==> flow/design.v <==
module ctr #(
	parameter ADR_WIDTH = 6
)(
	input wire clk_i,
	input wire rst_i,
	input wire carry_i,
	input wire [2-1:0] op_i,
	output reg [1-1:0] ctr_marmux_o,
	output reg [2-1:0] ctr_carrymux_o,
	output reg ctr_pc_reg_en_o,
	output reg ctr_a_reg_en_o,
	output reg ctr_mar_reg_en_o,
	output reg ctr_d_reg_en_o,
	output reg ctr_we_o,
	output reg [2-1:0] ctr_aluop_o
);
	localparam STATE_WIDTH = 12;
	localparam [STATE_WIDTH-1:0]
		s_fi	=	12'b000_000_000_001,
		s_rm	=	12'b000_000_000_010,
		s_nf	=	12'b000_000_000_100,
		s_nc	=	12'b000_000_001_000,
		s_af	=	12'b000_000_010_000,
		s_ac	=	12'b000_000_100_000,
		s_jc	=	12'b000_001_000_000,
		s_sw	=	12'b000_010_000_000,
		s_pm	=	12'b000_100_000_000,
		s_nw	=	12'b001_000_000_000,
		s_aw	=	12'b010_000_000_000,
		s_fw	=	12'b100_000_000_000;
	reg [STATE_WIDTH-1:0] current, next;
	always @(posedge clk_i) begin:sequential
		if (rst_i) begin
			current <= s_fi;
		end else begin
			current <= next;
		end
	end
	always @* begin:combnext
	case (current)
		s_fi:
			next = s_fw;
		s_fw:
			next = s_rm;
		s_rm:
			case (op_i)
				2'b00 : begin
					next = s_nf;
				end
				2'b01 : begin
					next = s_af;
				end
				2'b10 : begin
					next = s_sw;
				end
				2'b11 : begin
					if (carry_i) begin
						next = s_jc;
					end else begin
						next = s_fi;
					end
				end
				default:
					next = s_fi;
			endcase
		s_nf:
			next = s_nw;
                s_nw:
                        next = s_nc;
		s_nc:
			next = s_pm;
		s_af:
			next = s_aw;
                s_aw:
                        next = s_ac;
		s_ac:
			next = s_pm;
		s_jc:
			next = s_pm;
		s_sw:
			next = s_pm;
		s_pm:
			next = s_fi;
		default:
			next = s_fi;
	endcase
	end
	always @* begin:combout
	case(current)
		s_fi:
		begin
			ctr_pc_reg_en_o = 1'b1;
			ctr_marmux_o = 1'b1;
			ctr_mar_reg_en_o = 1'b0;
			ctr_aluop_o = 2'b01;
			ctr_a_reg_en_o = 1'b0;
			ctr_we_o = 1'b0;
			ctr_d_reg_en_o = 1'b0;
			ctr_carrymux_o = 2'b00;
		end
		s_fw:
		begin
			ctr_pc_reg_en_o = 1'b1;
			ctr_marmux_o = 1'b1;
			ctr_mar_reg_en_o = 1'b0;
			ctr_aluop_o = 2'b01;
			ctr_a_reg_en_o = 1'b0;
			ctr_we_o = 1'b0;
			ctr_d_reg_en_o = 1'b1;
			ctr_carrymux_o = 2'b00;
		end
		s_rm:
		begin
			ctr_pc_reg_en_o = 1'b0;
			ctr_marmux_o = 1'b0;
			ctr_mar_reg_en_o = 1'b1;
			ctr_aluop_o = 2'b01;
			ctr_a_reg_en_o = 1'b0;
			ctr_we_o = 1'b0;
			ctr_d_reg_en_o = 1'b0;
			ctr_carrymux_o = 2'b00;
		end
		s_nf:
		begin
			ctr_pc_reg_en_o = 1'b0;
			ctr_marmux_o = 1'b1;
			ctr_mar_reg_en_o = 1'b0;
			ctr_aluop_o = 2'b01;
			ctr_a_reg_en_o = 1'b0;
			ctr_we_o = 1'b0;
			ctr_d_reg_en_o = 1'b0;
			ctr_carrymux_o = 2'b00;
		end
		s_nw:
		begin
			ctr_pc_reg_en_o = 1'b0;
			ctr_marmux_o = 1'b1;
			ctr_mar_reg_en_o = 1'b0;
			ctr_aluop_o = 2'b01;
			ctr_a_reg_en_o = 1'b0;
			ctr_we_o = 1'b0;
			ctr_d_reg_en_o = 1'b1;
			ctr_carrymux_o = 2'b00;
		end
		s_nc:
		begin
			ctr_pc_reg_en_o = 1'b0;
			ctr_marmux_o = 1'b1;
			ctr_mar_reg_en_o = 1'b0;
			ctr_aluop_o = 2'b00;
			ctr_a_reg_en_o = 1'b1;
			ctr_we_o = 1'b0;
			ctr_d_reg_en_o = 1'b0;
			ctr_carrymux_o = 2'b01;
		end
		s_af:
		begin
			ctr_pc_reg_en_o = 1'b0;
			ctr_marmux_o = 1'b1;
			ctr_mar_reg_en_o = 1'b0;
			ctr_aluop_o = 2'b01;
			ctr_a_reg_en_o = 1'b0;
			ctr_we_o = 1'b0;
			ctr_d_reg_en_o = 1'b0;
			ctr_carrymux_o = 2'b00;
		end
		s_aw:
		begin
			ctr_pc_reg_en_o = 1'b0;
			ctr_marmux_o = 1'b1;
			ctr_mar_reg_en_o = 1'b0;
			ctr_aluop_o = 2'b01;
			ctr_a_reg_en_o = 1'b0;
			ctr_we_o = 1'b0;
			ctr_d_reg_en_o = 1'b1;
			ctr_carrymux_o = 2'b00;
		end
		s_ac:
		begin
			ctr_pc_reg_en_o = 1'b0;
			ctr_marmux_o = 1'b1;
			ctr_mar_reg_en_o = 1'b0;
			ctr_aluop_o = 2'b01;
			ctr_a_reg_en_o = 1'b1;
			ctr_we_o = 1'b0;
			ctr_d_reg_en_o = 1'b0;
			ctr_carrymux_o = 2'b01;
		end
		s_jc:
		begin
			ctr_pc_reg_en_o = 1'b0;
			ctr_marmux_o = 1'b1;
			ctr_mar_reg_en_o = 1'b0;
			ctr_aluop_o = 2'b01;
			ctr_a_reg_en_o = 1'b0;
			ctr_we_o = 1'b0;
			ctr_d_reg_en_o = 1'b0;
			ctr_carrymux_o = 2'b10;
		end
		s_sw:
		begin
			ctr_pc_reg_en_o = 1'b0;
			ctr_marmux_o = 1'b1;
			ctr_mar_reg_en_o = 1'b0;
			ctr_aluop_o = 2'b01;
			ctr_a_reg_en_o = 1'b0;
			ctr_we_o = 1'b1;
			ctr_d_reg_en_o = 1'b0;
			ctr_carrymux_o = 2'b00;
		end
		s_pm:
		begin
			ctr_pc_reg_en_o = 1'b0;
			ctr_marmux_o = 1'b1;
			ctr_mar_reg_en_o = 1'b1;
			ctr_aluop_o = 2'b01;
			ctr_a_reg_en_o = 1'b0;
			ctr_we_o = 1'b0;
			ctr_d_reg_en_o = 1'b0;
			ctr_carrymux_o = 2'b00;
		end
		default:
		begin
			ctr_pc_reg_en_o = 1'b0;
			ctr_marmux_o = 1'b1;
			ctr_mar_reg_en_o = 1'b1;
			ctr_aluop_o = 2'b01;
			ctr_a_reg_en_o = 1'b0;
			ctr_we_o = 1'b0;
			ctr_d_reg_en_o = 1'b0;
			ctr_carrymux_o = 2'b00;
		end
	endcase
	end
endmodule
module adr #(
	parameter ADR_WIDTH = 6
)(
	input wire clk_i,
	input wire rst_i,
	input wire [ADR_WIDTH-1:0] adr_i,
	input wire [1-1:0] ctr_marmux_i,
	input wire ctr_mar_reg_en_i,
	input wire ctr_pc_reg_en_i,
	output wire [ADR_WIDTH-1:0] adr_o
);
	reg [ADR_WIDTH-1:0] mar_reg;
	reg [ADR_WIDTH-1:0] mar_reg_next;
	reg [ADR_WIDTH-1:0] pc_reg;
	reg [ADR_WIDTH-1:0] pc_reg_next;
	always @(posedge clk_i) begin:seq
		if (rst_i) begin
			pc_reg <= 0;
			mar_reg <= 0;
		end else begin
			if (ctr_pc_reg_en_i) begin
				pc_reg <= pc_reg_next;
			end
			if (ctr_mar_reg_en_i) begin
				mar_reg <= mar_reg_next;
			end
		end
	end
	always @* begin:comb
		pc_reg_next = mar_reg + 1'd1;
		case (ctr_marmux_i)
			1'b0 : begin
				mar_reg_next = adr_i;
			end
			1'b1 : begin
				mar_reg_next = pc_reg;
			end
			default:
				mar_reg_next = pc_reg;
		endcase
	end
	assign adr_o = mar_reg;
endmodule
module dat #(
	parameter DATA_WIDTH = 8
)(
	input wire clk_i,
	input wire rst_i,
	input wire [DATA_WIDTH-1:0] data_i,
	input wire [2-1:0] ctr_aluop_i,
	input wire ctr_a_reg_en_i,
	input wire [2-1:0] ctr_carrymux_i,
	output wire carry_o,
	output wire [DATA_WIDTH-1:0] data_o
);
	reg [DATA_WIDTH-1:0] a_reg;
	reg [DATA_WIDTH-1:0] a_reg_next;
	reg carry_reg;
	reg carry_next;
	reg carry_alu;
	always @(posedge clk_i) begin:seq
		if (rst_i) begin
			a_reg <= 0;
			carry_reg <= 0;
		end else begin
			if (ctr_a_reg_en_i) begin
				a_reg <= a_reg_next;
			end
			carry_reg <= carry_next;
		end
	end
	always @* begin:comb
		case (ctr_aluop_i)
			2'b00 : begin
				{carry_alu, a_reg_next} =
					{1'b0, ~(a_reg | data_i)};
			end
			2'b01 : begin
				{carry_alu, a_reg_next} =
					a_reg + data_i;
			end
			2'b11 : begin
				{carry_alu, a_reg_next} = {1'b0, a_reg};
			end
			2'b10 : begin
				{carry_alu, a_reg_next} = {carry_reg, a_reg};
			end
			default:
				{carry_alu, a_reg_next} = {carry_reg, a_reg};
		endcase
		case (ctr_carrymux_i)
			2'b00 : begin
				carry_next = carry_reg;
			end
			2'b01 : begin
				carry_next = carry_alu;
			end
			2'b10 : begin
				carry_next = 0;
			end
			default:
				carry_next = carry_reg;
		endcase
	end
	assign data_o = a_reg;
	assign carry_o = carry_reg;
endmodule
module alpacacorn #(
	parameter ADR_WIDTH = 6,
	parameter DATA_WIDTH = 8
)(
	input wire clk_i,
	input wire rst_i,
	input wire [DATA_WIDTH-1:0] data_i,
	output wire [DATA_WIDTH-1:0] data_o,
	output wire [ADR_WIDTH-1:0] adr_o,
	output wire we_o
);
	wire carry_dat_ctr;
	wire [2-1:0] ctr_carrymux_ctr_dat;
	wire ctr_a_reg_en_ctr_dat;
	wire [1-1:0] ctr_marmux_ctr_adr;
	wire ctr_mar_reg_en_ctr_adr;
	wire ctr_pc_reg_en_ctr_adr;
	wire ctr_d_reg_en;
	wire [2-1:0] ctr_aluop_ctr_dat;
	reg [DATA_WIDTH-1:0] d_reg;
	always @(posedge clk_i) begin:seq
		if (rst_i) begin
			d_reg <= 0;
		end else begin
			if (ctr_d_reg_en) begin
				d_reg <= data_i;
			end
		end
	end
	ctr #(
		.ADR_WIDTH(ADR_WIDTH)
	) i_ctr (
		.clk_i(clk_i),
		.rst_i(rst_i),
		.carry_i(carry_dat_ctr),
		.op_i(d_reg[DATA_WIDTH-1:DATA_WIDTH-2]),
		.ctr_marmux_o(ctr_marmux_ctr_adr),
		.ctr_carrymux_o(ctr_carrymux_ctr_dat),
		.ctr_a_reg_en_o(ctr_a_reg_en_ctr_dat),
		.ctr_d_reg_en_o(ctr_d_reg_en),
		.ctr_mar_reg_en_o(ctr_mar_reg_en_ctr_adr),
		.ctr_pc_reg_en_o(ctr_pc_reg_en_ctr_adr),
		.ctr_aluop_o(ctr_aluop_ctr_dat),
		.ctr_we_o(we_o)
	);
	adr #(
		.ADR_WIDTH(ADR_WIDTH)
	) i_adr (
		.clk_i(clk_i),
		.rst_i(rst_i),
		.adr_i(d_reg[ADR_WIDTH-1:0]),
		.ctr_marmux_i(ctr_marmux_ctr_adr),
		.ctr_mar_reg_en_i(ctr_mar_reg_en_ctr_adr),
		.ctr_pc_reg_en_i(ctr_pc_reg_en_ctr_adr),
		.adr_o(adr_o)
	);
	dat #(
		.DATA_WIDTH(DATA_WIDTH)
	) i_dat (
		.clk_i(clk_i),
		.rst_i(rst_i),
		.data_i(d_reg),
		.ctr_aluop_i(ctr_aluop_ctr_dat),
		.ctr_carrymux_i(ctr_carrymux_ctr_dat),
		.ctr_a_reg_en_i(ctr_a_reg_en_ctr_dat),
		.carry_o(carry_dat_ctr),
		.data_o(data_o)
	);
endmodule
Ticket comment

* From RTL to reports: alpacacorn
Tool output for the design above before and after an edit, in the order of the flow.
Lines under "unedited" count in the file above, lines under "edited" in the edited file.
"change": "edited" minus "unedited" as printed here. "relative change": 100 x difference / "unedited".
Cell names lack the library's common part.
A cell with - has no value.
- Design top :: alpacacorn
- Clock input :: clk_i
- Library :: sky130hd
- Timing corner :: tt_025C_1v80

* Edit of the RTL
Unified diff, file above to edited file.
A script made this edit. It changes what the design does and was not meant as an optimisation.
#+begin_src diff
@@ -343,5 +343,5 @@
 module alpacacorn #(
 	parameter ADR_WIDTH = 6,
-	parameter DATA_WIDTH = 8
+	parameter DATA_WIDTH = 12
 )(
 	input wire clk_i,
#+end_src

* After elaboration
Counts by Yosys on the flattened word-level netlist (proc, flatten, opt, wreduce; memories kept). Register bits leave out memories and registers merged into their read ports (data or address). Print and check cells are left out. Cells with the same type and inputs are merged into one.
** Storage and ports
- register bits after elaboration :: unedited 41, edited 49, change +8, relative change +19.51%
- latch bits :: unedited 0, edited 0, change 0
- bits in writable memories :: unedited 0, edited 0, change 0
- memory bits (read-only) :: unedited 0, edited 0, change 0
- clocked read ports x word width :: unedited 0, edited 0, change 0
- memory cells :: unedited 0, edited 0, change 0
- output and inout bits :: unedited 15, edited 19, change +4, relative change +26.67%
- elaborated cells :: unedited 55, edited 55, change 0, relative change 0.00%
** Operators by class
- $add $sub $neg :: unedited 2, edited 2, change 0, relative change 0.00%
- multipliers :: unedited 0, edited 0, change 0
- divide/modulo/power cells :: unedited 0, edited 0, change 0
- magnitude comparators :: unedited 0, edited 0, change 0
- equality and inequality tests :: unedited 20, edited 20, change 0, relative change 0.00%
- shift-type cells :: unedited 0, edited 0, change 0
- multiplexer cells :: unedited 13, edited 13, change 0, relative change 0.00%
- bitwise logic cells :: unedited 4, edited 4, change 0, relative change 0.00%
- reductions and logical operators :: unedited 10, edited 10, change 0, relative change 0.00%
** Operators by type and width
- 8-bit by 8-bit adder with 9-bit output :: unedited 1, edited 0, change -1, relative change -100.00%
- 8-bit inverter :: unedited 1, edited 0, change -1, relative change -100.00%
- 8-bit bitwise OR :: unedited 1, edited 0, change -1, relative change -100.00%
- 9-bit case mux with 3-bit select :: unedited 1, edited 0, change -1, relative change -100.00%
- 12-bit by 12-bit adder with 13-bit output :: unedited 0, edited 1, change +1
- 12-bit inverter :: unedited 0, edited 1, change +1
- 12-bit bitwise OR :: unedited 0, edited 1, change +1
- 13-bit case mux with 3-bit select :: unedited 0, edited 1, change +1
Unchanged operator kinds not shown: 33.

* Depth
Yosys ltp: most cells in a row. Word level: on the elaborated netlist, between registers, memories and ports. Mapped: between sequential cells and ports; inverters and the memories' decode and read muxes count.
** Logic depth
- depth in word-level cells :: unedited 6, edited 6, change 0, relative change 0.00%
- ABC_AREA :: unedited 0, edited 0
- mapped depth :: unedited 8, edited 7, change -1, relative change -12.50%
- gate-level depth less buffers :: unedited 8, edited 7, change -1, relative change -12.50%

* Mapped cells and area
Yosys stat after the flow's synthesis: flattened, memories mapped to cells. It holds for the ABC_AREA given above (unset counts as 0); a run with the other value may have another netlist.
** Cells by type
- nand2_1 :: unedited 6, edited 31, change +25, relative change +416.67%
- a21oi_1 :: unedited 21, edited 34, change +13, relative change +61.90%
- dfxtp_1 :: unedited 41, edited 49, change +8, relative change +19.51%
- ha_1 :: unedited 18, edited 26, change +8, relative change +44.44%
- mux2i_1 :: unedited 16, edited 8, change -8, relative change -50.00%
- inv_1 :: unedited 19, edited 25, change +6, relative change +31.58%
- a211oi_1 :: unedited 8, edited 13, change +5, relative change +62.50%
- clkbuf_1 :: unedited 4, edited 9, change +5, relative change +125.00%
- a21o_1 :: unedited 1, edited 6, change +5, relative change +500.00%
- nor3_1 :: unedited 7, edited 11, change +4, relative change +57.14%
- nor2b_1 :: unedited 6, edited 10, change +4, relative change +66.67%
- nand3_1 :: unedited 6, edited 4, change -2, relative change -33.33%
- xor2_1 :: unedited 5, edited 7, change +2, relative change +40.00%
- xnor2_1 :: unedited 4, edited 6, change +2, relative change +50.00%
- o211ai_1 :: unedited 1, edited 3, change +2, relative change +200.00%
- a211oi_2 :: unedited 0, edited 2, change +2
- a31oi_1 :: unedited 0, edited 2, change +2
- nor4_1 :: unedited 3, edited 2, change -1, relative change -33.33%
Unchanged cell types not shown: 8.
Not every row of either side is listed.
** Synthesis totals
- mapped cells :: unedited 232, edited 315, change +83, relative change +35.78%
- mapped area (µm²) :: unedited 2029.4, edited 2621.3, change +591.9, relative change +29.17%
- sequential part of the area (µm²) :: unedited 820.8, edited 980.9, change +160.1, relative change +19.51%
- flip-flop cells :: unedited 41, edited 49, change +8, relative change +19.51%
- buffer cells :: unedited 10, edited 15, change +5, relative change +50.00%
The figures by module come from a second, unflattened synthesis with its own total; it is not the netlist above.
** Second synthesis, totals
- cell total of the unflattened synthesis :: unedited 231, edited 312, change +81, relative change +35.06%
- area (unflattened synthesis) (µm²) :: unedited 2133.3, edited 2761.4, change +628.1, relative change +29.44%
Rows give one instance, submodules left out.
** Modules, unedited
- dat (DATA_WIDTH=8) :: instances 1, cells 108, area 902.1 µm², seq. area 180.2 µm²
- adr (ADR_WIDTH=6) :: instances 1, cells 56, area 530.5 µm², seq. area 240.2 µm²
- ctr (ADR_WIDTH=6) :: instances 1, cells 41, area 415.4 µm², seq. area 240.2 µm²
- alpacacorn :: instances 1, cells 26, area 285.3 µm², seq. area 160.2 µm²
** Modules, edited
- dat (DATA_WIDTH=12) :: instances 1, cells 177, area 1395.1 µm², seq. area 260.2 µm²
- adr (ADR_WIDTH=6) :: instances 1, cells 56, area 530.5 µm², seq. area 240.2 µm²
- alpacacorn :: instances 1, cells 38, area 420.4 µm², seq. area 240.2 µm²
- ctr (ADR_WIDTH=6) :: instances 1, cells 41, area 415.4 µm², seq. area 240.2 µm²

* Path before layout
OpenSTA on the mapped netlist: ideal clock, no wires. The path of least setup slack (recovery checks aside). Input and output delay are each 20% of the period. Register names are those of the netlist, which keeps one name where synthesis merged equal registers.
** Path post-synthesis
- kind :: unedited register to register, edited register to register
- from :: unedited register i_dat.a_reg[0], edited register i_dat.a_reg[0]
- to :: unedited register i_dat.carry_reg, edited register i_dat.a_reg[6]
- clock period (ns) :: unedited 2.5, edited 2.5, change 0.0, relative change 0.00%
- setup time (ns) :: unedited 0.070, edited 0.133, change +0.063
- time at the first pin (ns) :: unedited 0.000, edited 0.000, change 0.000
- arrival (ns) :: unedited 1.976, edited 1.788, change -0.188, relative change -9.51%
- data required time (ns) :: unedited 2.430, edited 2.367, change -0.063, relative change -2.59%
- slack (ns) :: unedited 0.453, edited 0.579, change +0.126
- path delay (ns) :: unedited 2.046, edited 1.921, change -0.125, relative change -6.11%
- driving pins on the path :: unedited 9, edited 8, change -1, relative change -11.11%
- buffers on the path :: unedited 0, edited 0, change 0
- synthesis period reached (ns) :: unedited 2.047, edited 1.921, change -0.126, relative change -6.16%
"path delay" = arrival - input delay + setup time.
"driving pins on the path": output pins that drive a net of the path, with the launching flip-flop's if there is one; two outputs of one cell count as two.
"synthesis period reached" = period - worst setup slack (recovery checks aside). The figure is calculated, with input and output delays left at 20% of the set period.
The rows between start and end are the longest chain of elaborated cells between them; the timing report does not say that the signal goes this way. Where chains are equally long, one stands for them.
Each line given opens the expression or statement behind the cell; cells for indexed reads and writes are added by Yosys, which also makes memories of some case tables.
On the way, post-synthesis, unedited:
- Cells stage by stage :: dfxtp_1 > ha_1 > inv_1 > fa_1 > and2b_1 > o2111ai_1 > and4b_1 > or3_1 > a21oi_1
- Length of the longest elaborated chain :: 3
- Elaborated cells between the ends (all ways) :: 3
- RTL lines with such cells :: 3
- Classes of those cells :: add/sub (1); mux (2)
** Ends and longest elaborated chain, post-synthesis, unedited
- from (decl) :: RTL line 291 : reg [DATA_WIDTH-1:0] a_reg;
- from (assign) :: RTL line 298 : a_reg <= 0;
- from (assign) :: RTL line 302 : a_reg <= a_reg_next;
- 8-bit by 8-bit adder with 9-bit output :: RTL line 315 : a_reg + data_i;
- 9-bit case mux with 3-bit select :: RTL line 308 : case (ctr_aluop_i)
- 1-bit case mux with 2-bit select :: RTL line 326 : case (ctr_carrymux_i)
- to (assign) :: RTL line 299 : carry_reg <= 0;
- to (assign) :: RTL line 304 : carry_reg <= carry_next;
- to (decl) :: RTL line 293 : reg carry_reg;
On the way, post-synthesis, edited:
- Cells stage by stage :: dfxtp_1 > ha_1 > fa_1 > a211oi_2 > o21ai_0 > xor2_1 > a211oi_1 > nor3_1
- Length of the longest elaborated chain :: 2
- Elaborated cells between the ends (all ways) :: 2
- RTL lines with such cells :: 2
- Classes of those cells :: add/sub (1); mux (1)
** Ends and longest elaborated chain, post-synthesis, edited
- from (decl) :: RTL line 291 : reg [DATA_WIDTH-1:0] a_reg;
- from (assign) :: RTL line 298 : a_reg <= 0;
- from (assign) :: RTL line 302 : a_reg <= a_reg_next;
- 12-bit by 12-bit adder with 13-bit output :: RTL line 315 : a_reg + data_i;
- 13-bit case mux with 3-bit select :: RTL line 308 : case (ctr_aluop_i)
- to (assign) :: RTL line 298
- to (assign) :: RTL line 302
- to (decl) :: RTL line 291

* Path in the finished layout
Path of least setup slack in the final report of each run of set A (OpenROAD, finished layout, wires in). Where an end is a register, its clock arrival counts in the times.
** Path after layout
- kind :: unedited register to register, edited register to register
- from :: unedited register d_reg[0], edited register d_reg[0]
- to :: unedited register i_dat.carry_reg, edited register i_dat.a_reg[10]
- clock period (ns) :: unedited 2.5, edited 2.5, change 0.0, relative change 0.00%
- setup time (ns) :: unedited 0.06, edited 0.07, change +0.01
- time at the first pin (ns) :: unedited 0.29, edited 0.31, change +0.02, relative change +6.90%
- arrival (ns) :: unedited 2.36, edited 2.25, change -0.11, relative change -4.66%
- data required time (ns) :: unedited 2.72, edited 2.74, change +0.02, relative change +0.74%
- slack (ns) :: unedited 0.36, edited 0.49, change +0.13
- driving pins on the path :: unedited 9, edited 8, change -1, relative change -11.11%
- buffers on the path :: unedited 0, edited 0, change 0
The rows between start and end are the longest chain of elaborated cells between them; the timing report does not say that the signal goes this way. Where chains are equally long, one stands for them.
On the way, after layout, unedited:
- Cells stage by stage :: dfxtp_1 > ha_1 > inv_1 > fa_1 > and2b_1 > o2111ai_1 > and4b_1 > or3_1 > a21oi_1
- Length of the longest elaborated chain :: 3
- Elaborated cells between the ends (all ways) :: 3
- RTL lines with such cells :: 3
- Classes of those cells :: add/sub (1); mux (2)
** Ends and longest elaborated chain, after layout, unedited
- from (decl) :: RTL line 362 : reg [DATA_WIDTH-1:0] d_reg;
- from (assign) :: RTL line 365 : d_reg <= 0;
- from (assign) :: RTL line 368 : d_reg <= data_i;
- 8-bit by 8-bit adder with 9-bit output :: RTL line 315 : a_reg + data_i;
- 9-bit case mux with 3-bit select :: RTL line 308 : case (ctr_aluop_i)
- 1-bit case mux with 2-bit select :: RTL line 326 : case (ctr_carrymux_i)
- to (assign) :: RTL line 299 : carry_reg <= 0;
- to (assign) :: RTL line 304 : carry_reg <= carry_next;
- to (decl) :: RTL line 293 : reg carry_reg;
On the way, after layout, edited:
- Cells stage by stage :: dfxtp_1 > ha_1 > fa_1 > a211oi_2 > o211ai_2 > a41oi_2 > xnor2_1 > a211oi_2
- Length of the longest elaborated chain :: 2
- Elaborated cells between the ends (all ways) :: 2
- RTL lines with such cells :: 2
- Classes of those cells :: add/sub (1); mux (1)
** Ends and longest elaborated chain, after layout, edited
- from (decl) :: RTL line 362 : reg [DATA_WIDTH-1:0] d_reg;
- from (assign) :: RTL line 365 : d_reg <= 0;
- from (assign) :: RTL line 368 : d_reg <= data_i;
- 12-bit by 12-bit adder with 13-bit output :: RTL line 315 : a_reg + data_i;
- 13-bit case mux with 3-bit select :: RTL line 308 : case (ctr_aluop_i)
- to (assign) :: RTL line 298 : a_reg <= 0;
- to (assign) :: RTL line 302 : a_reg <= a_reg_next;
- to (decl) :: RTL line 291 : reg [DATA_WIDTH-1:0] a_reg;

* Measured runs
Runs of the flow (Yosys, OpenROAD) on both versions; the two runs of a pair have the same settings. The constraints put input and output delay at 20% of the set period each and load the outputs with 0.01 pF.
Flow settings, set A:
- period_ns :: 2.5
- CAP_MARGIN :: 20
- CORE_MARGIN :: 2
- CORE_UTILIZATION :: 40
- SLEW_MARGIN :: 20
** Results, set A
- synthesis area (µm²) :: unedited 2029.4, edited 2621.3, change +591.9, relative change +29.17%
- die area (µm²) :: unedited 5659.6, edited 7216.5, change +1556.9, relative change +27.51%
- utilization (%) :: unedited 51.2, edited 49.4, change -1.8
- setup slack of the worst path (ns) :: unedited 0.363, edited 0.490, change +0.127
- power consumption (µW) :: unedited 1370, edited 1598, change +228, relative change +16.64%
Flow settings, set B:
- ABC_AREA :: 1
- CELL_PAD_IN_SITES_DETAIL_PLACEMENT :: 1
- CORE_UTILIZATION :: 27
- CTS_CLUSTER_DIAMETER :: 291
- PLACE_DENSITY_LB_ADDON :: 0.11
- SETUP_SLACK_MARGIN :: 0.55
- period_ns :: 1.95
- CAP_MARGIN :: 20
- CORE_MARGIN :: 2
- SLEW_MARGIN :: 20
** Results, set B
- synthesis area (µm²) :: unedited 2115.8, edited 2763.9, change +648.1, relative change +30.63%
- die area (µm²) :: unedited 8560.0, edited 11061.8, change +2501.8, relative change +29.23%
- utilization (%) :: unedited 36.5, edited 39.7, change +3.2
- setup slack of the worst path (ns) :: unedited 0.408, edited 0.279, change -0.129
- power consumption (µW) :: unedited 1871, edited 2148, change +277, relative change +14.80%
"power consumption" rests on the timing tool's default activity at the inputs, not on a simulated workload.
